==> flow/design.v <==
`timescale 1ns / 1ps
`default_nettype none
module bit_extender(X,Z);
	input wire [15:0] X;
	output wire [31:0] Z;
	wire [31:0] T;
	assign T[15:0] = X[15:0];
	assign T[31] = X[15];
	assign T[30] = X[15];
	assign T[29] = X[15];
	assign T[28] = X[15];
	assign T[27] = X[15];
	assign T[26] = X[15];
	assign T[25] = X[15];
	assign T[24] = X[15];
	assign T[23] = X[15];
	assign T[22] = X[15];
	assign T[21] = X[15];
	assign T[20] = X[15];
	assign T[19] = X[15];
	assign T[18] = X[15];
	assign T[17] = X[15];
	assign T[16] = X[15];
	assign Z = T;
endmodule
`default_nettype wire
`timescale 1ns / 1ps
`default_nettype none
module mux_2to1(X,Y,C,R);
   parameter N = 32;
   input  wire [(N-1):0] X, Y;
   input  wire           C;
   output wire [(N-1):0] R;
   assign R = C ? Y : X;
endmodule
`default_nettype wire
`timescale 1ns / 1ps
`default_nettype none
module mux_4to1(W,X,Y,Z,C,R);
   parameter N = 32;
	input  wire [(N-1):0] W, X, Y, Z;
	input  wire [1:0]     C;
	output wire [(N-1):0] R;
   wire [(N-1):0] mux_lsb_0_out, mux_lsb_1_out;
   mux_2to1 #(.N(N)) MUX_LSB_0 (.X(W), .Y(X), .C(C[0]), .R(mux_lsb_0_out));
   mux_2to1 #(.N(N)) MUX_LSB_1 (.X(Y), .Y(Z), .C(C[0]), .R(mux_lsb_1_out));
   mux_2to1 #(.N(N)) MUX_MSB (.X(mux_lsb_0_out), .Y(mux_lsb_1_out), .C(C[1]), .R(R));
endmodule
`default_nettype wire
`timescale 1ns / 1ps
`default_nettype none
module mux_16to1(X1,X2,X3,X4,X5,X6,X7,X8,X9,X10,X11,X12,X13,X14,X15,X16,C,R);
   parameter N = 32;
	input  wire [(N-1):0] X1, X2, X3, X4, X5, X6, X7, X8,
                         X9, X10, X11, X12, X13, X14, X15, X16;
	input  wire [3:0]     C;
	output wire [(N-1):0] R;
   wire [(N-1):0] mux_lsb_0_out, mux_lsb_1_out, mux_lsb_2_out, mux_lsb_3_out;
   mux_4to1 #(.N(N)) MUX_LSB_0 (.W(X1), .X(X2), .Y(X3), .Z(X4), .C(C[1:0]), .R(mux_lsb_0_out));
   mux_4to1 #(.N(N)) MUX_LSB_1 (.W(X5), .X(X6), .Y(X7), .Z(X8), .C(C[1:0]), .R(mux_lsb_1_out));
   mux_4to1 #(.N(N)) MUX_LSB_2 (.W(X9), .X(X10), .Y(X11), .Z(X12), .C(C[1:0]), .R(mux_lsb_2_out));
   mux_4to1 #(.N(N)) MUX_LSB_3 (.W(X13), .X(X14), .Y(X15), .Z(X16), .C(C[1:0]), .R(mux_lsb_3_out));
   mux_4to1 #(.N(N)) MUX_MSB (.W(mux_lsb_0_out), .X(mux_lsb_1_out),
         .Y(mux_lsb_2_out), .Z(mux_lsb_3_out), .C(C[3:2]), .R(R));
endmodule
`default_nettype wire
`timescale 1ns / 1ps
`default_nettype none
module equals(X,Y,Z);
   parameter N = 32;
	input  wire [(N-1):0] X, Y;
	output wire Z;
   wire [(N-1):0] xnor_result;
   assign xnor_result = ~(X ^ Y);  
   assign Z = & xnor_result;  
endmodule
`default_nettype wire
`timescale 1ns / 1ps
`default_nettype none
module add_1bit(X,Y,C_IN,Z,C_OUT);
	input  wire X;
	input  wire Y;
	input  wire C_IN;
	output wire Z;
	output wire C_OUT;
   wire half_sum;
	assign half_sum = X ^ Y;
	assign Z = half_sum ^ C_IN;
	assign C_OUT = X ? (Y | C_IN) : (Y & C_IN);
endmodule
`default_nettype wire
`timescale 1ns / 1ps
`default_nettype none
module add_32bit(X,Y,C_IN,Z,C_OUT);
	input  wire [31:0] X;
	input  wire [31:0] Y;
	input  wire C_IN;
	output wire [31:0] Z;
	output wire C_OUT;
   wire [30:0] carry;
	add_1bit ADD0 (.X(X[0]), .Y(Y[0]), .C_IN(C_IN), .Z(Z[0]), .C_OUT(carry[0]));
	add_1bit ADD1 (.X(X[1]), .Y(Y[1]), .C_IN(carry[0]), .Z(Z[1]), .C_OUT(carry[1]));
	add_1bit ADD2 (.X(X[2]), .Y(Y[2]), .C_IN(carry[1]), .Z(Z[2]), .C_OUT(carry[2]));
	add_1bit ADD3 (.X(X[3]), .Y(Y[3]), .C_IN(carry[2]), .Z(Z[3]), .C_OUT(carry[3]));
	add_1bit ADD4 (.X(X[4]), .Y(Y[4]), .C_IN(carry[3]), .Z(Z[4]), .C_OUT(carry[4]));
	add_1bit ADD5 (.X(X[5]), .Y(Y[5]), .C_IN(carry[4]), .Z(Z[5]), .C_OUT(carry[5]));
	add_1bit ADD6 (.X(X[6]), .Y(Y[6]), .C_IN(carry[5]), .Z(Z[6]), .C_OUT(carry[6]));
	add_1bit ADD7 (.X(X[7]), .Y(Y[7]), .C_IN(carry[6]), .Z(Z[7]), .C_OUT(carry[7]));
	add_1bit ADD8 (.X(X[8]), .Y(Y[8]), .C_IN(carry[7]), .Z(Z[8]), .C_OUT(carry[8]));
	add_1bit ADD9 (.X(X[9]), .Y(Y[9]), .C_IN(carry[8]), .Z(Z[9]), .C_OUT(carry[9]));
	add_1bit ADD10 (.X(X[10]), .Y(Y[10]), .C_IN(carry[9]), .Z(Z[10]), .C_OUT(carry[10]));
	add_1bit ADD11 (.X(X[11]), .Y(Y[11]), .C_IN(carry[10]), .Z(Z[11]), .C_OUT(carry[11]));
	add_1bit ADD12 (.X(X[12]), .Y(Y[12]), .C_IN(carry[11]), .Z(Z[12]), .C_OUT(carry[12]));
	add_1bit ADD13 (.X(X[13]), .Y(Y[13]), .C_IN(carry[12]), .Z(Z[13]), .C_OUT(carry[13]));
	add_1bit ADD14 (.X(X[14]), .Y(Y[14]), .C_IN(carry[13]), .Z(Z[14]), .C_OUT(carry[14]));
	add_1bit ADD15 (.X(X[15]), .Y(Y[15]), .C_IN(carry[14]), .Z(Z[15]), .C_OUT(carry[15]));
	add_1bit ADD16 (.X(X[16]), .Y(Y[16]), .C_IN(carry[15]), .Z(Z[16]), .C_OUT(carry[16]));
	add_1bit ADD17 (.X(X[17]), .Y(Y[17]), .C_IN(carry[16]), .Z(Z[17]), .C_OUT(carry[17]));
	add_1bit ADD18 (.X(X[18]), .Y(Y[18]), .C_IN(carry[17]), .Z(Z[18]), .C_OUT(carry[18]));
	add_1bit ADD19 (.X(X[19]), .Y(Y[19]), .C_IN(carry[18]), .Z(Z[19]), .C_OUT(carry[19]));
	add_1bit ADD20 (.X(X[20]), .Y(Y[20]), .C_IN(carry[19]), .Z(Z[20]), .C_OUT(carry[20]));
	add_1bit ADD21 (.X(X[21]), .Y(Y[21]), .C_IN(carry[20]), .Z(Z[21]), .C_OUT(carry[21]));
	add_1bit ADD22 (.X(X[22]), .Y(Y[22]), .C_IN(carry[21]), .Z(Z[22]), .C_OUT(carry[22]));
	add_1bit ADD23 (.X(X[23]), .Y(Y[23]), .C_IN(carry[22]), .Z(Z[23]), .C_OUT(carry[23]));
	add_1bit ADD24 (.X(X[24]), .Y(Y[24]), .C_IN(carry[23]), .Z(Z[24]), .C_OUT(carry[24]));
	add_1bit ADD25 (.X(X[25]), .Y(Y[25]), .C_IN(carry[24]), .Z(Z[25]), .C_OUT(carry[25]));
	add_1bit ADD26 (.X(X[26]), .Y(Y[26]), .C_IN(carry[25]), .Z(Z[26]), .C_OUT(carry[26]));
	add_1bit ADD27 (.X(X[27]), .Y(Y[27]), .C_IN(carry[26]), .Z(Z[27]), .C_OUT(carry[27]));
	add_1bit ADD28 (.X(X[28]), .Y(Y[28]), .C_IN(carry[27]), .Z(Z[28]), .C_OUT(carry[28]));
	add_1bit ADD29 (.X(X[29]), .Y(Y[29]), .C_IN(carry[28]), .Z(Z[29]), .C_OUT(carry[29]));
	add_1bit ADD30 (.X(X[30]), .Y(Y[30]), .C_IN(carry[29]), .Z(Z[30]), .C_OUT(carry[30]));
	add_1bit ADD31 (.X(X[31]), .Y(Y[31]), .C_IN(carry[30]), .Z(Z[31]), .C_OUT(C_OUT));
endmodule
`default_nettype wire
`timescale 1ns / 1ps
`default_nettype none
module subtract_1bit(
   X,
   Y,
   C_IN,
   Z,
   C_OUT
);
	input  wire X;
	input  wire Y;
	input  wire C_IN;
	output wire Z;
	output wire C_OUT;
   assign Z = (X^Y)^C_IN;
   assign C_OUT = X ? (Y & C_IN) : (Y | C_IN);
endmodule
`default_nettype wire
`timescale 1ns / 1ps
`default_nettype none
module subtract_32bit(
   X,
   Y,
   C_IN,
   Z,
   C_OUT
);
	input  wire [31:0] X;
	input  wire [31:0] Y;
	input  wire C_IN;
	output wire [31:0] Z;
	output wire C_OUT;
   wire [30:0] carry;
   subtract_1bit sub1_0 (.X(X[0]), .Y(Y[0]), .C_IN(C_IN), .Z(Z[0]), .C_OUT(carry[0]));
   subtract_1bit sub1_1 (.X(X[1]), .Y(Y[1]), .C_IN(carry[0]), .Z(Z[1]), .C_OUT(carry[1]));
   subtract_1bit sub1_2 (.X(X[2]), .Y(Y[2]), .C_IN(carry[1]), .Z(Z[2]), .C_OUT(carry[2]));
   subtract_1bit sub1_3 (.X(X[3]), .Y(Y[3]), .C_IN(carry[2]), .Z(Z[3]), .C_OUT(carry[3]));
   subtract_1bit sub1_4 (.X(X[4]), .Y(Y[4]), .C_IN(carry[3]), .Z(Z[4]), .C_OUT(carry[4]));
   subtract_1bit sub1_5 (.X(X[5]), .Y(Y[5]), .C_IN(carry[4]), .Z(Z[5]), .C_OUT(carry[5]));
   subtract_1bit sub1_6 (.X(X[6]), .Y(Y[6]), .C_IN(carry[5]), .Z(Z[6]), .C_OUT(carry[6]));
   subtract_1bit sub1_7 (.X(X[7]), .Y(Y[7]), .C_IN(carry[6]), .Z(Z[7]), .C_OUT(carry[7]));
   subtract_1bit sub1_8 (.X(X[8]), .Y(Y[8]), .C_IN(carry[7]), .Z(Z[8]), .C_OUT(carry[8]));
   subtract_1bit sub1_9 (.X(X[9]), .Y(Y[9]), .C_IN(carry[8]), .Z(Z[9]), .C_OUT(carry[9]));
   subtract_1bit sub1_10 (.X(X[10]), .Y(Y[10]), .C_IN(carry[9]), .Z(Z[10]), .C_OUT(carry[10]));
   subtract_1bit sub1_11 (.X(X[11]), .Y(Y[11]), .C_IN(carry[10]), .Z(Z[11]), .C_OUT(carry[11]));
   subtract_1bit sub1_12 (.X(X[12]), .Y(Y[12]), .C_IN(carry[11]), .Z(Z[12]), .C_OUT(carry[12]));
   subtract_1bit sub1_13 (.X(X[13]), .Y(Y[13]), .C_IN(carry[12]), .Z(Z[13]), .C_OUT(carry[13]));
   subtract_1bit sub1_14 (.X(X[14]), .Y(Y[14]), .C_IN(carry[13]), .Z(Z[14]), .C_OUT(carry[14]));
   subtract_1bit sub1_15 (.X(X[15]), .Y(Y[15]), .C_IN(carry[14]), .Z(Z[15]), .C_OUT(carry[15]));
   subtract_1bit sub1_16 (.X(X[16]), .Y(Y[16]), .C_IN(carry[15]), .Z(Z[16]), .C_OUT(carry[16]));
   subtract_1bit sub1_17 (.X(X[17]), .Y(Y[17]), .C_IN(carry[16]), .Z(Z[17]), .C_OUT(carry[17]));
   subtract_1bit sub1_18 (.X(X[18]), .Y(Y[18]), .C_IN(carry[17]), .Z(Z[18]), .C_OUT(carry[18]));
   subtract_1bit sub1_19 (.X(X[19]), .Y(Y[19]), .C_IN(carry[18]), .Z(Z[19]), .C_OUT(carry[19]));
   subtract_1bit sub1_20 (.X(X[20]), .Y(Y[20]), .C_IN(carry[19]), .Z(Z[20]), .C_OUT(carry[20]));
   subtract_1bit sub1_21 (.X(X[21]), .Y(Y[21]), .C_IN(carry[20]), .Z(Z[21]), .C_OUT(carry[21]));
   subtract_1bit sub1_22 (.X(X[22]), .Y(Y[22]), .C_IN(carry[21]), .Z(Z[22]), .C_OUT(carry[22]));
   subtract_1bit sub1_23 (.X(X[23]), .Y(Y[23]), .C_IN(carry[22]), .Z(Z[23]), .C_OUT(carry[23]));
   subtract_1bit sub1_24 (.X(X[24]), .Y(Y[24]), .C_IN(carry[23]), .Z(Z[24]), .C_OUT(carry[24]));
   subtract_1bit sub1_25 (.X(X[25]), .Y(Y[25]), .C_IN(carry[24]), .Z(Z[25]), .C_OUT(carry[25]));
   subtract_1bit sub1_26 (.X(X[26]), .Y(Y[26]), .C_IN(carry[25]), .Z(Z[26]), .C_OUT(carry[26]));
   subtract_1bit sub1_27 (.X(X[27]), .Y(Y[27]), .C_IN(carry[26]), .Z(Z[27]), .C_OUT(carry[27]));
   subtract_1bit sub1_28 (.X(X[28]), .Y(Y[28]), .C_IN(carry[27]), .Z(Z[28]), .C_OUT(carry[28]));
   subtract_1bit sub1_29 (.X(X[29]), .Y(Y[29]), .C_IN(carry[28]), .Z(Z[29]), .C_OUT(carry[29]));
   subtract_1bit sub1_30 (.X(X[30]), .Y(Y[30]), .C_IN(carry[29]), .Z(Z[30]), .C_OUT(carry[30]));
   subtract_1bit sub1_31 (.X(X[31]), .Y(Y[31]), .C_IN(carry[30]), .Z(Z[31]), .C_OUT(C_OUT));
endmodule
`default_nettype wire
`timescale 1ns / 1ps
`default_nettype none
module set_less_than_32bit(X,Y,Z);
	input  wire [31:0] X;
	input  wire [31:0] Y;
	output wire Z;
   wire sign_bit_xor, sub_cout;
   wire [31:0] subtract_result;
   assign sign_bit_xor = X[31] ^ Y[31];
   subtract_32bit SUB1 (.X(X), .Y(Y), .Z(subtract_result), .C_IN(1'b0), .C_OUT(sub_cout));
   assign Z = sign_bit_xor ? X[31] : subtract_result[31];
endmodule
`default_nettype wire
`timescale 1ns / 1ps
`default_nettype none
module shift_left_1bit(X,Y,I,Z);
	input  wire [31:0] X;
	input  wire [31:0] Y;
	input  wire [31:0] I;
	output wire Z;
   wire [31:0] index;
   wire lt0, gt31, temp;
   subtract_32bit SUB (.X(I), .Y(Y), .Z(index), .C_IN(1'b0), .C_OUT(temp));
   set_less_than_32bit LT0 (.X(index), .Y(32'd0), .Z(lt0));
   set_less_than_32bit GT31 (.X(32'd31), .Y(index), .Z(gt31));
   assign Z = (lt0 | gt31) ? 1'b0 : X[index];
endmodule
`default_nettype wire
`timescale 1ns / 1ps
`default_nettype none
module shift_right_1bit(X,Y,I,V,Z);
	input  wire [31:0] X, Y, I;
   input  wire V;
	output wire Z;
   wire [31:0] index;
   wire lt32, gte0, temp;
   add_32bit ADD (.X(I), .Y(Y), .Z(index), .C_IN(1'b0), .C_OUT(temp));
   set_less_than_32bit LT32 (.X(index), .Y(32'd32), .Z(lt32));
   set_less_than_32bit GTE0 (.X(32'hffffffff), .Y(index), .Z(gte0));
   assign Z = (lt32 & gte0) ? X[index] : V;
endmodule
`default_nettype wire
`timescale 1ns / 1ps
`default_nettype none
module shift_left_32bit(X,Y,Z);
	input  wire [31:0] X;
	input  wire [31:0] Y;
	output wire [31:0] Z;
   wire [31:0] tempZ;
   shift_left_1bit BIT0 (.X(X), .Y(Y), .I(0), .Z(tempZ[0]));
   shift_left_1bit BIT1 (.X(X), .Y(Y), .I(1), .Z(tempZ[1]));
   shift_left_1bit BIT2 (.X(X), .Y(Y), .I(2), .Z(tempZ[2]));
   shift_left_1bit BIT3 (.X(X), .Y(Y), .I(3), .Z(tempZ[3]));
   shift_left_1bit BIT4 (.X(X), .Y(Y), .I(4), .Z(tempZ[4]));
   shift_left_1bit BIT5 (.X(X), .Y(Y), .I(5), .Z(tempZ[5]));
   shift_left_1bit BIT6 (.X(X), .Y(Y), .I(6), .Z(tempZ[6]));
   shift_left_1bit BIT7 (.X(X), .Y(Y), .I(7), .Z(tempZ[7]));
   shift_left_1bit BIT8 (.X(X), .Y(Y), .I(8), .Z(tempZ[8]));
   shift_left_1bit BIT9 (.X(X), .Y(Y), .I(9), .Z(tempZ[9]));
   shift_left_1bit BIT10 (.X(X), .Y(Y), .I(10), .Z(tempZ[10]));
   shift_left_1bit BIT11 (.X(X), .Y(Y), .I(11), .Z(tempZ[11]));
   shift_left_1bit BIT12 (.X(X), .Y(Y), .I(12), .Z(tempZ[12]));
   shift_left_1bit BIT13 (.X(X), .Y(Y), .I(13), .Z(tempZ[13]));
   shift_left_1bit BIT14 (.X(X), .Y(Y), .I(14), .Z(tempZ[14]));
   shift_left_1bit BIT15 (.X(X), .Y(Y), .I(15), .Z(tempZ[15]));
   shift_left_1bit BIT16 (.X(X), .Y(Y), .I(16), .Z(tempZ[16]));
   shift_left_1bit BIT17 (.X(X), .Y(Y), .I(17), .Z(tempZ[17]));
   shift_left_1bit BIT18 (.X(X), .Y(Y), .I(18), .Z(tempZ[18]));
   shift_left_1bit BIT19 (.X(X), .Y(Y), .I(19), .Z(tempZ[19]));
   shift_left_1bit BIT20 (.X(X), .Y(Y), .I(20), .Z(tempZ[20]));
   shift_left_1bit BIT21 (.X(X), .Y(Y), .I(21), .Z(tempZ[21]));
   shift_left_1bit BIT22 (.X(X), .Y(Y), .I(22), .Z(tempZ[22]));
   shift_left_1bit BIT23 (.X(X), .Y(Y), .I(23), .Z(tempZ[23]));
   shift_left_1bit BIT24 (.X(X), .Y(Y), .I(24), .Z(tempZ[24]));
   shift_left_1bit BIT25 (.X(X), .Y(Y), .I(25), .Z(tempZ[25]));
   shift_left_1bit BIT26 (.X(X), .Y(Y), .I(26), .Z(tempZ[26]));
   shift_left_1bit BIT27 (.X(X), .Y(Y), .I(27), .Z(tempZ[27]));
   shift_left_1bit BIT28 (.X(X), .Y(Y), .I(28), .Z(tempZ[28]));
   shift_left_1bit BIT29 (.X(X), .Y(Y), .I(29), .Z(tempZ[29]));
   shift_left_1bit BIT30 (.X(X), .Y(Y), .I(30), .Z(tempZ[30]));
   shift_left_1bit BIT31 (.X(X), .Y(Y), .I(31), .Z(tempZ[31]));
   mux_2to1 SPECIAL_CASE (.X(tempZ), .Y(32'b0), .C(Y[31]), .R(Z));
endmodule
`default_nettype wire
`timescale 1ns / 1ps
`default_nettype none
module shift_right_logical_32bit(X,Y,Z);
	input  wire [31:0] X;
	input  wire [31:0] Y;
	output wire [31:0] Z;
   wire [31:0] tempZ;
   shift_right_1bit BIT0 (.X(X), .Y(Y), .I(0), .V(1'b0), .Z(tempZ[0]));
   shift_right_1bit BIT1 (.X(X), .Y(Y), .I(1), .V(1'b0), .Z(tempZ[1]));
   shift_right_1bit BIT2 (.X(X), .Y(Y), .I(2), .V(1'b0), .Z(tempZ[2]));
   shift_right_1bit BIT3 (.X(X), .Y(Y), .I(3), .V(1'b0), .Z(tempZ[3]));
   shift_right_1bit BIT4 (.X(X), .Y(Y), .I(4), .V(1'b0), .Z(tempZ[4]));
   shift_right_1bit BIT5 (.X(X), .Y(Y), .I(5), .V(1'b0), .Z(tempZ[5]));
   shift_right_1bit BIT6 (.X(X), .Y(Y), .I(6), .V(1'b0), .Z(tempZ[6]));
   shift_right_1bit BIT7 (.X(X), .Y(Y), .I(7), .V(1'b0), .Z(tempZ[7]));
   shift_right_1bit BIT8 (.X(X), .Y(Y), .I(8), .V(1'b0), .Z(tempZ[8]));
   shift_right_1bit BIT9 (.X(X), .Y(Y), .I(9), .V(1'b0), .Z(tempZ[9]));
   shift_right_1bit BIT10 (.X(X), .Y(Y), .I(10), .V(1'b0), .Z(tempZ[10]));
   shift_right_1bit BIT11 (.X(X), .Y(Y), .I(11), .V(1'b0), .Z(tempZ[11]));
   shift_right_1bit BIT12 (.X(X), .Y(Y), .I(12), .V(1'b0), .Z(tempZ[12]));
   shift_right_1bit BIT13 (.X(X), .Y(Y), .I(13), .V(1'b0), .Z(tempZ[13]));
   shift_right_1bit BIT14 (.X(X), .Y(Y), .I(14), .V(1'b0), .Z(tempZ[14]));
   shift_right_1bit BIT15 (.X(X), .Y(Y), .I(15), .V(1'b0), .Z(tempZ[15]));
   shift_right_1bit BIT16 (.X(X), .Y(Y), .I(16), .V(1'b0), .Z(tempZ[16]));
   shift_right_1bit BIT17 (.X(X), .Y(Y), .I(17), .V(1'b0), .Z(tempZ[17]));
   shift_right_1bit BIT18 (.X(X), .Y(Y), .I(18), .V(1'b0), .Z(tempZ[18]));
   shift_right_1bit BIT19 (.X(X), .Y(Y), .I(19), .V(1'b0), .Z(tempZ[19]));
   shift_right_1bit BIT20 (.X(X), .Y(Y), .I(20), .V(1'b0), .Z(tempZ[20]));
   shift_right_1bit BIT21 (.X(X), .Y(Y), .I(21), .V(1'b0), .Z(tempZ[21]));
   shift_right_1bit BIT22 (.X(X), .Y(Y), .I(22), .V(1'b0), .Z(tempZ[22]));
   shift_right_1bit BIT23 (.X(X), .Y(Y), .I(23), .V(1'b0), .Z(tempZ[23]));
   shift_right_1bit BIT24 (.X(X), .Y(Y), .I(24), .V(1'b0), .Z(tempZ[24]));
   shift_right_1bit BIT25 (.X(X), .Y(Y), .I(25), .V(1'b0), .Z(tempZ[25]));
   shift_right_1bit BIT26 (.X(X), .Y(Y), .I(26), .V(1'b0), .Z(tempZ[26]));
   shift_right_1bit BIT27 (.X(X), .Y(Y), .I(27), .V(1'b0), .Z(tempZ[27]));
   shift_right_1bit BIT28 (.X(X), .Y(Y), .I(28), .V(1'b0), .Z(tempZ[28]));
   shift_right_1bit BIT29 (.X(X), .Y(Y), .I(29), .V(1'b0), .Z(tempZ[29]));
   shift_right_1bit BIT30 (.X(X), .Y(Y), .I(30), .V(1'b0), .Z(tempZ[30]));
   shift_right_1bit BIT31 (.X(X), .Y(Y), .I(31), .V(1'b0), .Z(tempZ[31]));
   mux_2to1 SPECIAL_CASE (.X(tempZ), .Y(32'b0), .C(Y[31]), .R(Z));
endmodule
`default_nettype wire
`timescale 1ns / 1ps
`default_nettype none
module shift_right_arithmetic_32bit(X,Y,Z);
	input  wire [31:0] X;
	input  wire [31:0] Y;
	output wire [31:0] Z;
   wire [31:0] tempZ;
   shift_right_1bit BIT0 (.X(X), .Y(Y), .I(0), .V(X[31]), .Z(tempZ[0]));
   shift_right_1bit BIT1 (.X(X), .Y(Y), .I(1), .V(X[31]), .Z(tempZ[1]));
   shift_right_1bit BIT2 (.X(X), .Y(Y), .I(2), .V(X[31]), .Z(tempZ[2]));
   shift_right_1bit BIT3 (.X(X), .Y(Y), .I(3), .V(X[31]), .Z(tempZ[3]));
   shift_right_1bit BIT4 (.X(X), .Y(Y), .I(4), .V(X[31]), .Z(tempZ[4]));
   shift_right_1bit BIT5 (.X(X), .Y(Y), .I(5), .V(X[31]), .Z(tempZ[5]));
   shift_right_1bit BIT6 (.X(X), .Y(Y), .I(6), .V(X[31]), .Z(tempZ[6]));
   shift_right_1bit BIT7 (.X(X), .Y(Y), .I(7), .V(X[31]), .Z(tempZ[7]));
   shift_right_1bit BIT8 (.X(X), .Y(Y), .I(8), .V(X[31]), .Z(tempZ[8]));
   shift_right_1bit BIT9 (.X(X), .Y(Y), .I(9), .V(X[31]), .Z(tempZ[9]));
   shift_right_1bit BIT10 (.X(X), .Y(Y), .I(10), .V(X[31]), .Z(tempZ[10]));
   shift_right_1bit BIT11 (.X(X), .Y(Y), .I(11), .V(X[31]), .Z(tempZ[11]));
   shift_right_1bit BIT12 (.X(X), .Y(Y), .I(12), .V(X[31]), .Z(tempZ[12]));
   shift_right_1bit BIT13 (.X(X), .Y(Y), .I(13), .V(X[31]), .Z(tempZ[13]));
   shift_right_1bit BIT14 (.X(X), .Y(Y), .I(14), .V(X[31]), .Z(tempZ[14]));
   shift_right_1bit BIT15 (.X(X), .Y(Y), .I(15), .V(X[31]), .Z(tempZ[15]));
   shift_right_1bit BIT16 (.X(X), .Y(Y), .I(16), .V(X[31]), .Z(tempZ[16]));
   shift_right_1bit BIT17 (.X(X), .Y(Y), .I(17), .V(X[31]), .Z(tempZ[17]));
   shift_right_1bit BIT18 (.X(X), .Y(Y), .I(18), .V(X[31]), .Z(tempZ[18]));
   shift_right_1bit BIT19 (.X(X), .Y(Y), .I(19), .V(X[31]), .Z(tempZ[19]));
   shift_right_1bit BIT20 (.X(X), .Y(Y), .I(20), .V(X[31]), .Z(tempZ[20]));
   shift_right_1bit BIT21 (.X(X), .Y(Y), .I(21), .V(X[31]), .Z(tempZ[21]));
   shift_right_1bit BIT22 (.X(X), .Y(Y), .I(22), .V(X[31]), .Z(tempZ[22]));
   shift_right_1bit BIT23 (.X(X), .Y(Y), .I(23), .V(X[31]), .Z(tempZ[23]));
   shift_right_1bit BIT24 (.X(X), .Y(Y), .I(24), .V(X[31]), .Z(tempZ[24]));
   shift_right_1bit BIT25 (.X(X), .Y(Y), .I(25), .V(X[31]), .Z(tempZ[25]));
   shift_right_1bit BIT26 (.X(X), .Y(Y), .I(26), .V(X[31]), .Z(tempZ[26]));
   shift_right_1bit BIT27 (.X(X), .Y(Y), .I(27), .V(X[31]), .Z(tempZ[27]));
   shift_right_1bit BIT28 (.X(X), .Y(Y), .I(28), .V(X[31]), .Z(tempZ[28]));
   shift_right_1bit BIT29 (.X(X), .Y(Y), .I(29), .V(X[31]), .Z(tempZ[29]));
   shift_right_1bit BIT30 (.X(X), .Y(Y), .I(30), .V(X[31]), .Z(tempZ[30]));
   shift_right_1bit BIT31 (.X(X), .Y(Y), .I(31), .V(X[31]), .Z(tempZ[31]));
   wire [31:0] test_minus1;
   wire [1:0] spec_cases;
   wire temp, test_gt31, test_lt0;
   add_32bit TEST_MINUS1_ADD (.X(X), .Y(32'b1), .Z(test_minus1), .C_IN(1'b0), .C_OUT(temp));
   set_less_than_32bit LT0 (.X(Y), .Y(32'b0), .Z(test_lt0));
   set_less_than_32bit GT31 (.X(32'd31), .Y(Y), .Z(test_gt31));
   assign spec_cases[0] = 1'b0;  
   assign spec_cases[1] = test_gt31 | test_lt0;
   mux_4to1 SPECIALCASES (.W(tempZ), .X(32'b0), .Y(32'b0), .Z(32'b0), .C(spec_cases), .R(Z));
endmodule
`default_nettype wire
`timescale 1ns / 1ps
`default_nettype none
module alu(X,Y,op_code,Z,overflow,equal,zero);
	input  wire [31:0] X;
	input  wire [31:0] Y;
	input  wire [3:0] op_code;
	output wire [31:0] Z;
	output wire overflow;
	output wire equal;
	output wire zero;
   wire [31:0] and_output, or_output,  xor_output, nor_output, add_output,
               sub_output, slt_output, srl_output, sra_output, sll_output;
   wire add_cout, sub_cout;
   assign and_output = X & Y;
   assign or_output  = X | Y;
   assign xor_output = X ^ Y;
   assign nor_output = ~or_output;
   add_32bit ADDER (.X(X), .Y(Y), .C_IN(1'b0), .Z(add_output), .C_OUT(add_cout));
   subtract_32bit SUBTRACTER (.X(X), .Y(Y), .C_IN(1'b0), .Z(sub_output), .C_OUT(sub_cout));
   set_less_than_32bit SLT (.X(X), .Y(Y), .Z(slt_output[0]));
   assign slt_output[31:1] = 31'b0;
   shift_right_logical_32bit SRL (.X(Y), .Y(X), .Z(srl_output));
   shift_right_arithmetic_32bit SRA (.X(Y), .Y(X), .Z(sra_output));
   shift_left_32bit SLL (.X(Y), .Y(X), .Z(sll_output));
   mux_16to1 RESULT_MUX
             (.X1(and_output),
              .X2(or_output),
              .X3(xor_output),
              .X4(nor_output),
              .X5(32'b0),
              .X6(add_output),
              .X7(sub_output),
              .X8(slt_output),
              .X9(srl_output),
              .X10(sll_output),
              .X11(sra_output),
              .X12(32'b0),
              .X13(32'b0),
              .X14(32'b0),
              .X15(32'b0),
              .X16(32'b0),
              .C(op_code),
              .R(Z));
    mux_16to1 #(.N(1)) VALIDITY_MUX
              (.X1(1'b1),
               .X2(1'b1),
               .X3(1'b1),
               .X4(1'b1),
               .X5(1'b1),  
               .X6(1'b1),
               .X7(1'b1),
               .X8(1'b1),
               .X9(1'b1),
               .X10(1'b1),
               .X11(1'b1),
               .X12(1'b0),
               .X13(1'b0),
               .X14(1'b0),
               .X15(1'b0),
               .X16(1'b0),
               .C(op_code),
               .R(is_valid));
    wire is_valid, sub_equal_0, z_equal_0, overflow_bit;
    wire [1:0] op_is_add_sub;
    equals #(.N(4)) IS_ADD (.X(op_code), .Y(4'b0101), .Z(op_is_add_sub[1]));
    equals #(.N(4)) IS_SUB (.X(op_code), .Y(4'b0110), .Z(op_is_add_sub[0]));
    equals #(.N(32)) SUB_IS_0 (.X(sub_output), .Y(32'b0), .Z(sub_equal_0));
    equals #(.N(32)) Z_IS_0 (.X(Z), .Y(32'b0), .Z(z_equal_0));
    wire sub_overflow = (X[31] ^ Y[31]) ? (X[31] ^ Z[31]) : 0;
    wire add_overflow = (X[31] ^ Y[31]) ? 0 : (X[31] ^ Z[31]);
    mux_4to1 #(.N(1)) OVERFLOW (.W(1'b0), .X(sub_overflow), .Y(add_overflow),
                                .Z(1'b0), .R(overflow_bit), .C(op_is_add_sub));
    assign equal = is_valid ? sub_equal_0 : 1'b0;
    assign zero = is_valid ? z_equal_0 : 1'b0;
    assign overflow = is_valid ? overflow_bit : 1'b0;
endmodule
`default_nettype wire
`timescale 1ns / 1ps
`default_nettype none
module alu_control(alu_op, opcode, F, op);
	input  wire [2:0] alu_op;  
   input  wire [5:0] opcode;
	input  wire [5:0] F;
	output reg [3:0] op;
	always @(*) begin
      op <= 4'b0101;  
      if (alu_op == 3'b000) begin
         if (opcode == 6'b001000) op <= 4'b0101;   
         else if (opcode == 6'b001100) op <= 4'b0000;   
         else if (opcode == 6'b001101) op <= 4'b0001;   
         else if (opcode == 6'b001010) op <= 4'b0111;   
         else if (opcode == 6'b001110) op <= 4'b0010;   
      end  
      else if (alu_op == 3'b001 || alu_op == 3'b100) op <= 4'b0101;
		else if (alu_op == 3'b010) op <= 4'b0110;
		else if (alu_op === 3'b011) begin
         if (F == 6'b100100) op <= 4'b0000;  
         else if (F == 6'b100101) op <= 4'b0001;  
         else if (F == 6'b100110) op <= 4'b0010;  
         else if (F == 6'b100111) op <= 4'b0011;  
         else if (F == 6'b100000) op <= 4'b0101;  
         else if (F == 6'b100010) op <= 4'b0110;  
         else if (F == 6'b101010) op <= 4'b0111;  
         else if (F == 6'b000010) op <= 4'b1000;  
         else if (F == 6'b000000) op <= 4'b1001;  
         else if (F == 6'b000011) op <= 4'b1010;  
		end
	end
endmodule
`default_nettype wire
`timescale 1ns / 1ps
`default_nettype none
module control_unit(cclk, rstb, I, State, PcWriteCond, PcWrite, IorD, MemRead, MemWrite,
   MemToReg, IrWrite, PcSource, AluOp, AluSrcA, AluSrcB, RegWrite, RegDst, NextState);
   input  wire cclk, rstb;
	input  wire [31:0] I;
   input  wire [3:0] State;
   output wire PcWrite, IorD, MemRead, MemWrite, MemToReg, IrWrite, RegWrite;
   output wire [1:0] PcSource, PcWriteCond, AluSrcA, AluSrcB, RegDst;
   output wire [2:0] AluOp;
   output reg  [3:0] NextState;
	wire R;   
   wire RS;  
	wire L;   
	wire S;   
	wire B;   
   wire J;   
   wire JAL;
	assign R = ~I[31] & ~I[30] & ~I[29] & ~I[28] & ~I[27] & ~I[26];
   assign RS = R & (I[5:2] == 4'b0000);
	assign L = I[31] & ~I[30] & ~I[29] & ~I[28] & I[27] & I[26];
	assign S = I[31] & ~I[30] & I[29] & ~I[28] & I[27] & I[26];
	assign B = ~I[31] & ~I[30] & ~I[29] & I[28] & ~I[27];
   assign J = (~I[31] & ~I[30] & ~I[29] & ~I[28] & I[27]) | (R & (I[20:0] == 20'd8));
   assign JAL = J & (I[31:26] == 6'b000011);
   assign PcWrite = (State == 4'b0000 | State == 4'b1001) ? 1'b1 : 1'b0;
   assign PcWriteCond = (State == 4'b1000) ? {B & I[26], B & ~I[26]} : 2'b0;
   assign IorD = (State == 4'b0011 | State == 4'b0101) ? 1'b1 : 1'b0;
   assign MemRead = (State == 4'b0000 | State == 4'b0011) ? 1'b1 : 1'b0;
   assign MemWrite = (State == 4'b0101) ? 1'b1 : 1'b0;
   assign MemToReg = (State == 4'b0100) ? 1'b1 : 1'b0;
   assign IrWrite = (State == 4'b0000) ? 1'b1 : 1'b0;
   assign RegWrite = (State == 4'b0100 | State == 4'b0111 | State == 4'b1011 | State == 4'b1101) ? 1'b1 : 1'b0;
   assign RegDst = (State == 4'b1101) ? 2'b10
         : (State == 4'b0111 ? 1'b1 : 1'b0);
   assign AluSrcA = (State == 4'b0010 | State == 4'b0110 |
         State == 4'b1000 | State == 4'b1010) ? (R & RS ? 2'b10 : 2'b01) : 2'b00;
   assign AluSrcB = (State == 4'b0000) ? 2'b01
         : ((State == 4'b0001) ? 2'b11
            : ((State == 4'b0010 | State == 4'b1010) ? 2'b10 : 2'b00));
   assign PcSource = (State == 4'b1000) ? 2'b01
         : ((State == 4'b1001) ? (R ? 2'b11 : 2'b10) : 2'b00);
	assign AluOp = (State == 4'b0000 | State == 4'b0001) ? 3'b100
      : (R ? 3'b011
         : (B ? 3'b010
            : ((L | S) ? 3'b001 : 3'b000)));
   always @(posedge cclk) begin
      if (~rstb) begin
         NextState <= 4'b0000;
      end else begin
         case (State)
         4'b0000: NextState <= 4'b0001;
         4'b0001: begin
            if (JAL) NextState <= 4'b1101;
            else if (J) NextState <= 4'b1001;
            else if (B) NextState <= 4'b1000;
            else if (L | S) NextState <= 4'b0010;
            else if (R) NextState <= 4'b0110;
            else NextState <= 4'b1010;
         end
         4'b0010: begin
            if (L) NextState <= 4'b0011;
            else if (S) NextState <= 4'b0101;
            else NextState <= 4'b1111;
         end
         4'b0011: begin
            if (L) NextState <= 4'b0100;
            else NextState <= 4'b1111;
         end
         4'b0100: begin
            if (L) NextState <= 4'b0000;
            else NextState <= 4'b1111;
         end
         4'b0101: begin
            if (S) NextState <= 4'b1100;
            else NextState <= 4'b1111;
         end
         4'b0110: begin
            if (R) NextState <= 4'b0111;
            else NextState <= 4'b1111;
         end
         4'b0111: begin
            if (R) NextState <= 4'b0000;
            else NextState <= 4'b1111;
         end
         4'b1000: begin
            if (B) NextState <= 4'b1100;
            else NextState <= 4'b1111;
         end
         4'b1001: begin
            if (J) NextState <= 4'b1100;
            else NextState <= 4'b1111;
         end
         4'b1010: begin
            if (~R && ~J) NextState <= 4'b1011;
            else NextState <= 4'b1111;
         end
         4'b1011: begin
            if (~R && ~J) NextState <= 4'b0000;
            else NextState <= 4'b1111;
         end
         4'b1100: NextState <= 4'b0000;
         4'b1101: begin
            if (JAL) NextState <= 4'b1001;
            else NextState <= 4'b1111;
         end
         default: NextState <= 4'b1111;
         endcase
      end
   end
endmodule
`default_nettype wire
`timescale 1ns / 1ps
`default_nettype none
module register_file(cclk,rstb,write,read_reg_0,read_reg_1,write_reg,write_data,reg0,reg1);
	input  wire cclk;
	input  wire rstb;
	input  wire write;
	input  wire [4:0] read_reg_0;
	input  wire [4:0] read_reg_1;
	input  wire [4:0] write_reg;
	input  wire [31:0] write_data;
	output wire [31:0] reg0;
	output wire [31:0] reg1;
   reg [31:0] registers[31:0];
   assign reg0 = registers[read_reg_0];
   assign reg1 = registers[read_reg_1];
   always @(posedge cclk) begin
      if (~rstb) begin
         registers[0] <= 32'b0;
         registers[1] <= 32'b0;
         registers[2] <= 32'b0;
         registers[3] <= 32'b0;
         registers[4] <= 32'b0;
         registers[5] <= 32'b0;
         registers[6] <= 32'b0;
         registers[7] <= 32'b0;
         registers[8] <= 32'b0;
         registers[9] <= 32'b0;
         registers[10] <= 32'b0;
         registers[11] <= 32'b0;
         registers[12] <= 32'b0;
         registers[13] <= 32'b0;
         registers[14] <= 32'b0;
         registers[15] <= 32'b0;
         registers[16] <= 32'b0;
         registers[17] <= 32'b0;
         registers[18] <= 32'b0;
         registers[19] <= 32'b0;
         registers[20] <= 32'b0;
         registers[21] <= 32'b0;
         registers[22] <= 32'b0;
         registers[23] <= 32'b0;
         registers[24] <= 32'b0;
         registers[25] <= 32'b0;
         registers[26] <= 32'b0;
         registers[27] <= 32'b0;
         registers[28] <= 32'b0;
         registers[29] <= 32'b0;
         registers[30] <= 32'b0;
         registers[31] <= 32'b0;
      end else begin
         if (write) begin
            registers[write_reg] <= write_data;
         end
      end
   end
endmodule
`default_nettype wire
`timescale 1ns/1ps
`default_nettype none
module mips(clk, rstb, mem_wr_data, mem_addr, mem_rd_data, mem_wr_ena, PC);
	input wire clk, rstb;
	output wire mem_wr_ena;
	output wire [31:0] mem_wr_data, mem_addr;
	input wire [31:0] mem_rd_data;             
	output reg [31:0] PC;
   reg  [31:0] MemDataReg, InstReg, RegA, RegB, AluOut;
   wire [4:0] RegFile_WriteAddr;
   wire [31:0] RegFile_WriteData;
   wire [31:0] RegFile_Data0, RegFile_Data1, AluAMux, AluBMux;
   wire Ctl_PcWrite, Ctl_IorD, Ctl_MemRead, Ctl_MemWrite,
        Ctl_MemToReg, Ctl_IrWrite, Ctl_RegWrite;
   wire [1:0] Ctl_PcWriteCond, Ctl_PcSource, Ctl_AluSrcA, Ctl_AluSrcB, Ctl_RegDst;
   wire [2:0] Ctl_AluOp;
   wire [3:0] Ctl_State;
   wire [3:0] AluCtl_AluOpcode;
   wire Alu_Zero;
   wire [31:0] Alu_Z;
   wire [31:0] SignExtend_Out;
   assign mem_addr = Ctl_IorD ? AluOut : PC;
   assign mem_wr_data = RegB;
   assign mem_wr_ena = Ctl_MemWrite;
   assign RegFile_WriteAddr = Ctl_RegDst[1] ? 5'd31 : (Ctl_RegDst[0] ? InstReg[15:11] : InstReg[20:16]);
   assign RegFile_WriteData = Ctl_RegDst[1] ? PC : (Ctl_MemToReg ? mem_rd_data : AluOut);
   assign AluAMux = Ctl_AluSrcA[1] ? InstReg[10:6] : (Ctl_AluSrcA[0] ? RegA : PC);
   assign AluBMux = Ctl_AluSrcB[1]
      ? (Ctl_AluSrcB[0] ? {SignExtend_Out[29:0],2'b0} : SignExtend_Out)
      : (Ctl_AluSrcB[0] ? 32'd4 : RegB);
	register_file REGFILE (.cclk(clk), .rstb(rstb), .write(Ctl_RegWrite),
         .write_reg(RegFile_WriteAddr), .write_data(RegFile_WriteData),
         .read_reg_0(InstReg[25:21]), .read_reg_1(InstReg[20:16]),
         .reg0(RegFile_Data0), .reg1(RegFile_Data1));
   control_unit CONTROL (.cclk(clk), .rstb(rstb), .I(InstReg), .State(Ctl_State),
      .PcWriteCond(Ctl_PcWriteCond), .PcWrite(Ctl_PcWrite), .IorD(Ctl_IorD),
      .MemRead(Ctl_MemRead), .MemWrite(Ctl_MemWrite), .MemToReg(Ctl_MemToReg),
      .IrWrite(Ctl_IrWrite), .PcSource(Ctl_PcSource), .AluOp(Ctl_AluOp),
      .AluSrcA(Ctl_AluSrcA), .AluSrcB(Ctl_AluSrcB), .RegWrite(Ctl_RegWrite),
      .RegDst(Ctl_RegDst), .NextState(Ctl_State));
   alu_control ALU_CONTROL (.alu_op(Ctl_AluOp),
      .opcode(InstReg[31:26]), .F(InstReg[5:0]), .op(AluCtl_AluOpcode));
   alu ALU (.X(AluAMux), .Y(AluBMux), .op_code(AluCtl_AluOpcode), .Z(Alu_Z), .zero(Alu_Zero));
   bit_extender SIGN_EXTEND (.X(InstReg[15:0]), .Z(SignExtend_Out));
   always @(posedge clk) begin
      if (~rstb) begin
         MemDataReg <= 32'b0;
         InstReg <= 32'b0;
         RegA <= 32'b0;
         RegB <= 32'b0;
         AluOut <= 32'b0;
         PC <= 32'h00400000;
      end else begin
         RegA <= RegFile_Data0;
         RegB <= RegFile_Data1;
         if (Ctl_MemToReg) MemDataReg <= mem_rd_data;
         if (Ctl_IrWrite) InstReg <= mem_rd_data;
         AluOut <= Alu_Z;
         if (Ctl_PcWrite || (Ctl_PcWriteCond[0] & Alu_Zero) ||
              (Ctl_PcWriteCond[1] & ~Alu_Zero)) begin
            case (Ctl_PcSource)
            2'b00: PC <= Alu_Z;
            2'b01: PC <= AluOut;
            2'b10: PC <= {PC[31:28], InstReg[25:0], 2'b0};
            2'b11: PC <= RegA;
            endcase
         end
      end
   end
endmodule
`default_nettype wire
======== Reports on mips ========
Tool output for the design above, in the order of the flow.
Line numbers count from 1 in the design file above.
Library cell names are shortened.
The mark n/a stands for no value.
inputs
  top module .............................. mips
  clock port .............................. clk
  library ................................. sky130hd
  library corner .......................... tt_025C_1v80

======== Elaborated design ========
Counts by Yosys on the flattened word-level netlist (proc, flatten, opt, wreduce; memories kept). Register bits leave out memories and registers merged into their read ports (data or address). Print and check cells are left out.
Memory sizes are those after Yosys's memory passes, which may raise the word count (mostly to a power of two), join words into wider ones and drop unused or constant bits.
bit counts
  flip-flop bits (word level) ............. 100
  RAM bits ................................ 1024
  memories ................................ 1
  input port bits ......................... 34
  output and inout port bits .............. 97
  word-level cells ........................ 5945
operators by class
  eq/ne operators ......................... 36
  shifts and indexed selects .............. 64
  mux-type cells .......................... 1184
  bitwise gates (word level) .............. 4642
  reductions and logical operators ........ 13
memory list
  name               depth  bits a word  line  text
  REGFILE.registers  32     32           612   reg [31:0] registers[31:0];
operator list
  kind                                                   count
  indexed select 32 x 32 -> 1 bit                        64
  XOR 1 bit                                              1879
  OR 1 bit                                               1762
  two-way mux 1 bit                                      1105
  bitwise AND 1 bit                                      949
  two-way mux 32 bit                                     24
  case mux 32 bit (select 4 bit)                         1
  two-way mux 4 bit                                      30
  NOT 32 bit                                             2
  case mux 4 bit (select 14 bit)                         1
  NOT 1 bit                                              47
  equality test 6 bit (second input constant)            7
  bitwise AND 32 bit                                     1
  OR 32 bit                                              1
  XOR 32 bit                                             1
  AND reduction 32 bit                                   1
  equality test 6 x 4 -> 1 bit (second input constant)   5
  equality test 4 bit (second input constant)            6
  two-way mux 2 bit                                      12
  equality test 21 x 4 -> 1 bit (second input constant)  1
  two-way mux 5 bit                                      4
  equality test 6 x 2 -> 1 bit (second input constant)   3
  two-way mux 3 bit                                      6
  two-way mux 17 bit                                     1
  equality test 4 x 3 -> 1 bit (second input constant)   4
  equality test 4 x 2 -> 1 bit (second input constant)   2
  zero test 4 bit                                        2
  zero test 6 bit                                        1
Not listed: further kinds 13, cells in them 17.

======== Depth ========
Yosys ltp: most cells in a row. Word level: on the elaborated netlist, between registers, memories and ports. Mapped: between sequential cells and ports; inverters and the memories' decode and read muxes count.
depth
  depth after elaboration ................. 86
  ABC_AREA ................................ 0
  gate-level depth with buffers ........... 63
  gate-level depth less buffers ........... 54

======== After synthesis ========
The flow's flattened synthesis, as Yosys stat reports it; memories are mapped. The netlist is that of the ABC_AREA named above (0 if unset); the other value can give another one.
mapped netlist
  cell count .............................. 8389
  chip area (Yosys) ....................... 97916.4 um^2
  area of sequential cells ................ 34232.8 um^2
  flip-flops .............................. 1198
  buffers ................................. 584
cell types
  type      count  total area (um^2)
  edfxtp_1  1024   3.07E+04
  ha_1      1760   2.2E+04
  mux4_2    712    1.6E+04
  nor2_1    1396   5.24E+03
  dfxtp_1   174    3.48E+03
  mux2i_1   252    2.52E+03
  nor4_1    374    2.34E+03
  clkbuf_1  447    1.68E+03
  nand2_1   383    1.44E+03
  o21ai_0   170    850.816
  a21oi_1   158    790.758
  nand3_1   128    640.614
  mux2_2    52     585.562
  nor3_1    115    575.552
  nand4_1   82     512.992
  inv_1     128    480.461
  o211ai_1  55     412.896
  a211oi_1  46     345.331
Not listed: further types 103, cells in them 933.
The figures by module come from a second, unflattened synthesis with its own total; it is not the netlist above.
second synthesis, totals
  cell total of the unflattened synthesis .. 43791
  area (unflattened synthesis) ............ 423301.0 um^2
Each row is one instance without its submodules.
modules
  module               times used  cells  area (um^2)  sequential area (um^2)
  subtract_1bit        7296        4      32.5         0.0
  add_1bit             2080        2      33.8         0.0
  register_file        1           4646   55939.9      30749.5
  shift_right_1bit     64          34     357.8        0.0
  shift_left_1bit      32          26     341.6        0.0
  mux_2to1 #(N=32)     18          36     544.3        0.0
  mips                 1           784    7930.1       3203.1
  set_less_than_32bit  195         4      16.3         0.0
  alu                  1           200    1610.3       0.0
  mux_2to1             2           36     544.3        0.0
  control_unit         1           127    823.3        80.1
  equals #(N=32)       2           43     346.6        0.0
  mux_2to1 #(N=1)      18          1      15.0         0.0
  bit_extender         1           32     240.2        0.0
Modules not listed: 12.

======== Worst setup path after synthesis ========
Path of least setup slack by OpenSTA after synthesis, without wires, with an ideal clock, recovery checks aside; 20% of the period is set as input and as output delay. Where synthesis merged equal registers, the netlist keeps one of their names.
path after synthesis
  path kind ............................... register to register
  start ................................... register InstReg[4]
  end ..................................... register PC[22]
  clock period ............................ 13.0 ns
  library setup time ...................... 0.125 ns
  launch time at the first pin ............ 0.000 ns
  arrival time ............................ 11.973 ns
  required time ........................... 12.875 ns
  setup slack ............................. 0.902 ns
  delay of the path ....................... 12.098 ns
  driving pins on the path ................ 52
  path buffers ............................ 5
  synthesis period reached ................ 12.098 ns
"delay of the path" = arrival - input delay + setup time.
"driving pins on the path": output pins that drive a net of the path, with the launching flip-flop's if there is one; two outputs of one cell count as two.
"synthesis period reached" is the clock period less the worst setup slack; recovery checks do not enter. This is arithmetic on one report: input and output delays are still those of the set period (20% each).
Between the ends stands the longest chain of elaborated cells between them, by number of cells; it is not shown to be the way that was timed. Of several equally long chains one is given.
A line is the first line of the expression or statement that the cell stems from. Yosys adds cells for indexed reads and writes and turns some case tables into memories.
A register here has more assigning lines than the two given.
on the way, after synthesis
  cell sequence ........................... dfxtp_1 -> buf_6 -> or4_4 -> buf_6 -> nor4_4 -> or2_2 -> clkbuf_1 -> inv_1 -> ha_1 -> ha_1 -> ha_1 -> ha_1 -> ha_1 -> ha_1 -> ha_1 -> ha_1 -> ha_1 -> ha_1 -> [16 not listed] -> nor4_1 -> nand3_1 -> or3_1 -> a222oi_1 -> a31oi_1 -> a2111oi_0 -> a32oi_1 -> a2111oi_0 -> nand4_1 -> nor4_1 -> nand4_1 -> nor4_2 -> nand4_1 -> nor4_4 -> nor3_1 -> buf_6 -> buf_6 -> mux2i_1
  length of the longest elaborated chain .. 80
  elaborated cells between the ends (all ways) .. 5807
  those cells by class .................... 9 x eq/ne; 64 x shift; 1129 x mux; 4600 x logic; 5 x reduce/logical
RTL lines, path after synthesis
  element                line  text
  start: declaration     665   reg  [31:0] MemDataReg, InstReg, RegA, RegB, AluOut;
  start: assignment      704   InstReg <= 32'b0;
  start: assignment      713   if (Ctl_IrWrite) InstReg <= mem_rd_data;
  zero test 4 bit        507   assign RS = R & (I[5:2] == 4'b0000);
  bitwise AND 1 bit      507
  bitwise AND 1 bit      524   State == 4'b1000 | State == 4'b1010) ? (R & RS ? 2'b10 : 2'b01) : 2'b00;
  two-way mux 2 bit      524
  two-way mux 2 bit      523   assign AluSrcA = (State == 4'b0010 | State == 4'b0110 |
  two-way mux 32 bit x2  683   assign AluAMux = Ctl_AluSrcA[1] ? InstReg[10:6] : (Ctl_AluSrcA[0] ? RegA : PC);
  two-way mux 1 bit      150   assign C_OUT = X ? (Y & C_IN) : (Y | C_IN);
  [61 not listed]        n/a
  two-way mux 1 bit      212   assign Z = sign_bit_xor ? X[31] : subtract_result[31];
  two-way mux 32 bit x4  34    assign R = C ? Y : X;
  NOT 32 bit             74    assign xnor_result = ~(X ^ Y);
  AND reduction 32 bit   75    assign Z = & xnor_result;
  two-way mux 1 bit      451   assign zero = is_valid ? z_equal_0 : 1'b0;
  bitwise AND 1 bit      715   if (Ctl_PcWrite || (Ctl_PcWriteCond[0] & Alu_Zero) ||
  logical OR 1 bit x2    715
  end: assignment        718   2'b00: PC <= Alu_Z;
  end: assignment        719   2'b01: PC <= AluOut;
  end: declaration       664   output reg [31:0] PC;

======== Timing after layout ========
Path of least setup slack in the final report of flow run A (OpenROAD, finished layout, wires in). Where an end is a register, its clock arrival counts in the times.
path after layout
  path kind ............................... register to register
  start ................................... register CONTROL.NextState
  end ..................................... register PC[25]
  clock period ............................ 7.87 ns
  library setup time ...................... 0.05 ns
  launch time at the first pin ............ 0.77 ns
  arrival time ............................ 12.43 ns
  required time ........................... 8.57 ns
  setup slack ............................. -3.85 ns
  driving pins on the path ................ 60
  path buffers ............................ 10
Where an end lacks its bit number, it is one bit of the signal, or one of the new flip-flops if synthesis recoded a state register.
A register here has more assigning lines than the two given.
on the way, after layout
  cell sequence ........................... dfxtp_2 -> or4_4 -> buf_12 -> buf_12 -> o211ai_1 -> buf_4 -> nand3_4 -> buf_8 -> clkinv_4 -> ha_4 -> inv_2 -> ha_4 -> buf_4 -> ha_4 -> ha_4 -> ha_4 -> ha_1 -> ha_1 -> [24 not listed] -> nand2_1 -> nor2_2 -> o31a_1 -> nand4_1 -> and4bb_2 -> nand4_1 -> buf_6 -> nor4_4 -> nand4_1 -> nor4_4 -> buf_4 -> and4_4 -> a211oi_4 -> buf_6 -> nor3_4 -> buf_6 -> buf_12 -> mux2i_4
RTL lines, path after layout
  element             line  text
  start: declaration  498   output reg  [3:0] NextState;
  start: assignment   536   NextState <= 4'b0000;
  start: assignment   539   4'b0000: NextState <= 4'b0001;
  end: assignment     718   2'b00: PC <= Alu_Z;
  end: assignment     719   2'b01: PC <= AluOut;
  end: declaration    664   output reg [31:0] PC;
No chain of elaborated cells between the ends is given.

Design mips on sky130hd. What follows are 3 stored runs of the flow, each under its own settings; their order means nothing. The constraints put input and output delay at 20% of the set period each and load the outputs with 0.01 pF.
"clock period achieved" means the clock period less the worst setup slack. The figure is calculated, with input and output delays left at 20% of the set period.
"time on the worst setup path" means the part of the period allowed to the worst setup path (the constraints hold back 20% at inputs and 20% at outputs) less its slack; where the path has registers, the arrival times of their clocks count too.
"power consumption": no workload was simulated; the value follows from the tool's default switching activity.

---- flow run A ----
settings
  CELL_PAD_IN_SITES_DETAIL_PLACEMENT = 1
  CORE_ASPECT_RATIO = 0.69
  CORE_MARGIN = 2
  CORE_UTILIZATION = 53
  CTS_CLUSTER_DIAMETER = 262
  CTS_CLUSTER_SIZE = 47
  HOLD_SLACK_MARGIN = 0.04
  SLEW_MARGIN = 30
  TNS_END_PERCENT = 20
  period_ns = 7.87
  CAP_MARGIN = 20
results
  worst setup slack after layout .......... -3.855 ns
  power consumption ....................... 0.021873 W
  netlist area reported by Yosys .......... 97916.4 um^2
  time on the worst setup path ............ 11.72 ns
  kind of the worst setup path ............ register to register
  total negative slack .................... -175.581 ns
  standard-cell area of the final layout .. 115764.0 um^2
  utilization after routing ............... 62.8%
  area inside the die boundary ............ 188263.0 um^2
  lowest hold slack ....................... 0.498 ns
  clock period achieved ................... 11.725 ns

---- flow run B ----
settings
  CAP_MARGIN = 40
  CELL_PAD_IN_SITES_DETAIL_PLACEMENT = 1
  CORE_ASPECT_RATIO = 0.74
  CORE_MARGIN = 8
  CORE_UTILIZATION = 19
  CTS_CLUSTER_DIAMETER = 216
  CTS_CLUSTER_SIZE = 79
  GPL_ROUTABILITY_DRIVEN = 1
  GPL_TIMING_DRIVEN = 0
  HOLD_SLACK_MARGIN = 0.11
  MAX_ROUTING_LAYER = met4
  MIN_ROUTING_LAYER = met2
  PLACE_DENSITY_LB_ADDON = 0.08
  SLEW_MARGIN = 5
  TNS_END_PERCENT = 80
  period_ns = 7.24
results
  no results, routing failed with GRT-0116

---- flow run C ----
settings
  CELL_PAD_IN_SITES_DETAIL_PLACEMENT = 2
  CORE_ASPECT_RATIO = 0.98
  CORE_MARGIN = 6
  CORE_UTILIZATION = 56
  SLEW_MARGIN = 30
  TNS_END_PERCENT = 20
  period_ns = 7.87
  CAP_MARGIN = 20
results
  no results, placement failed with DPL-0033
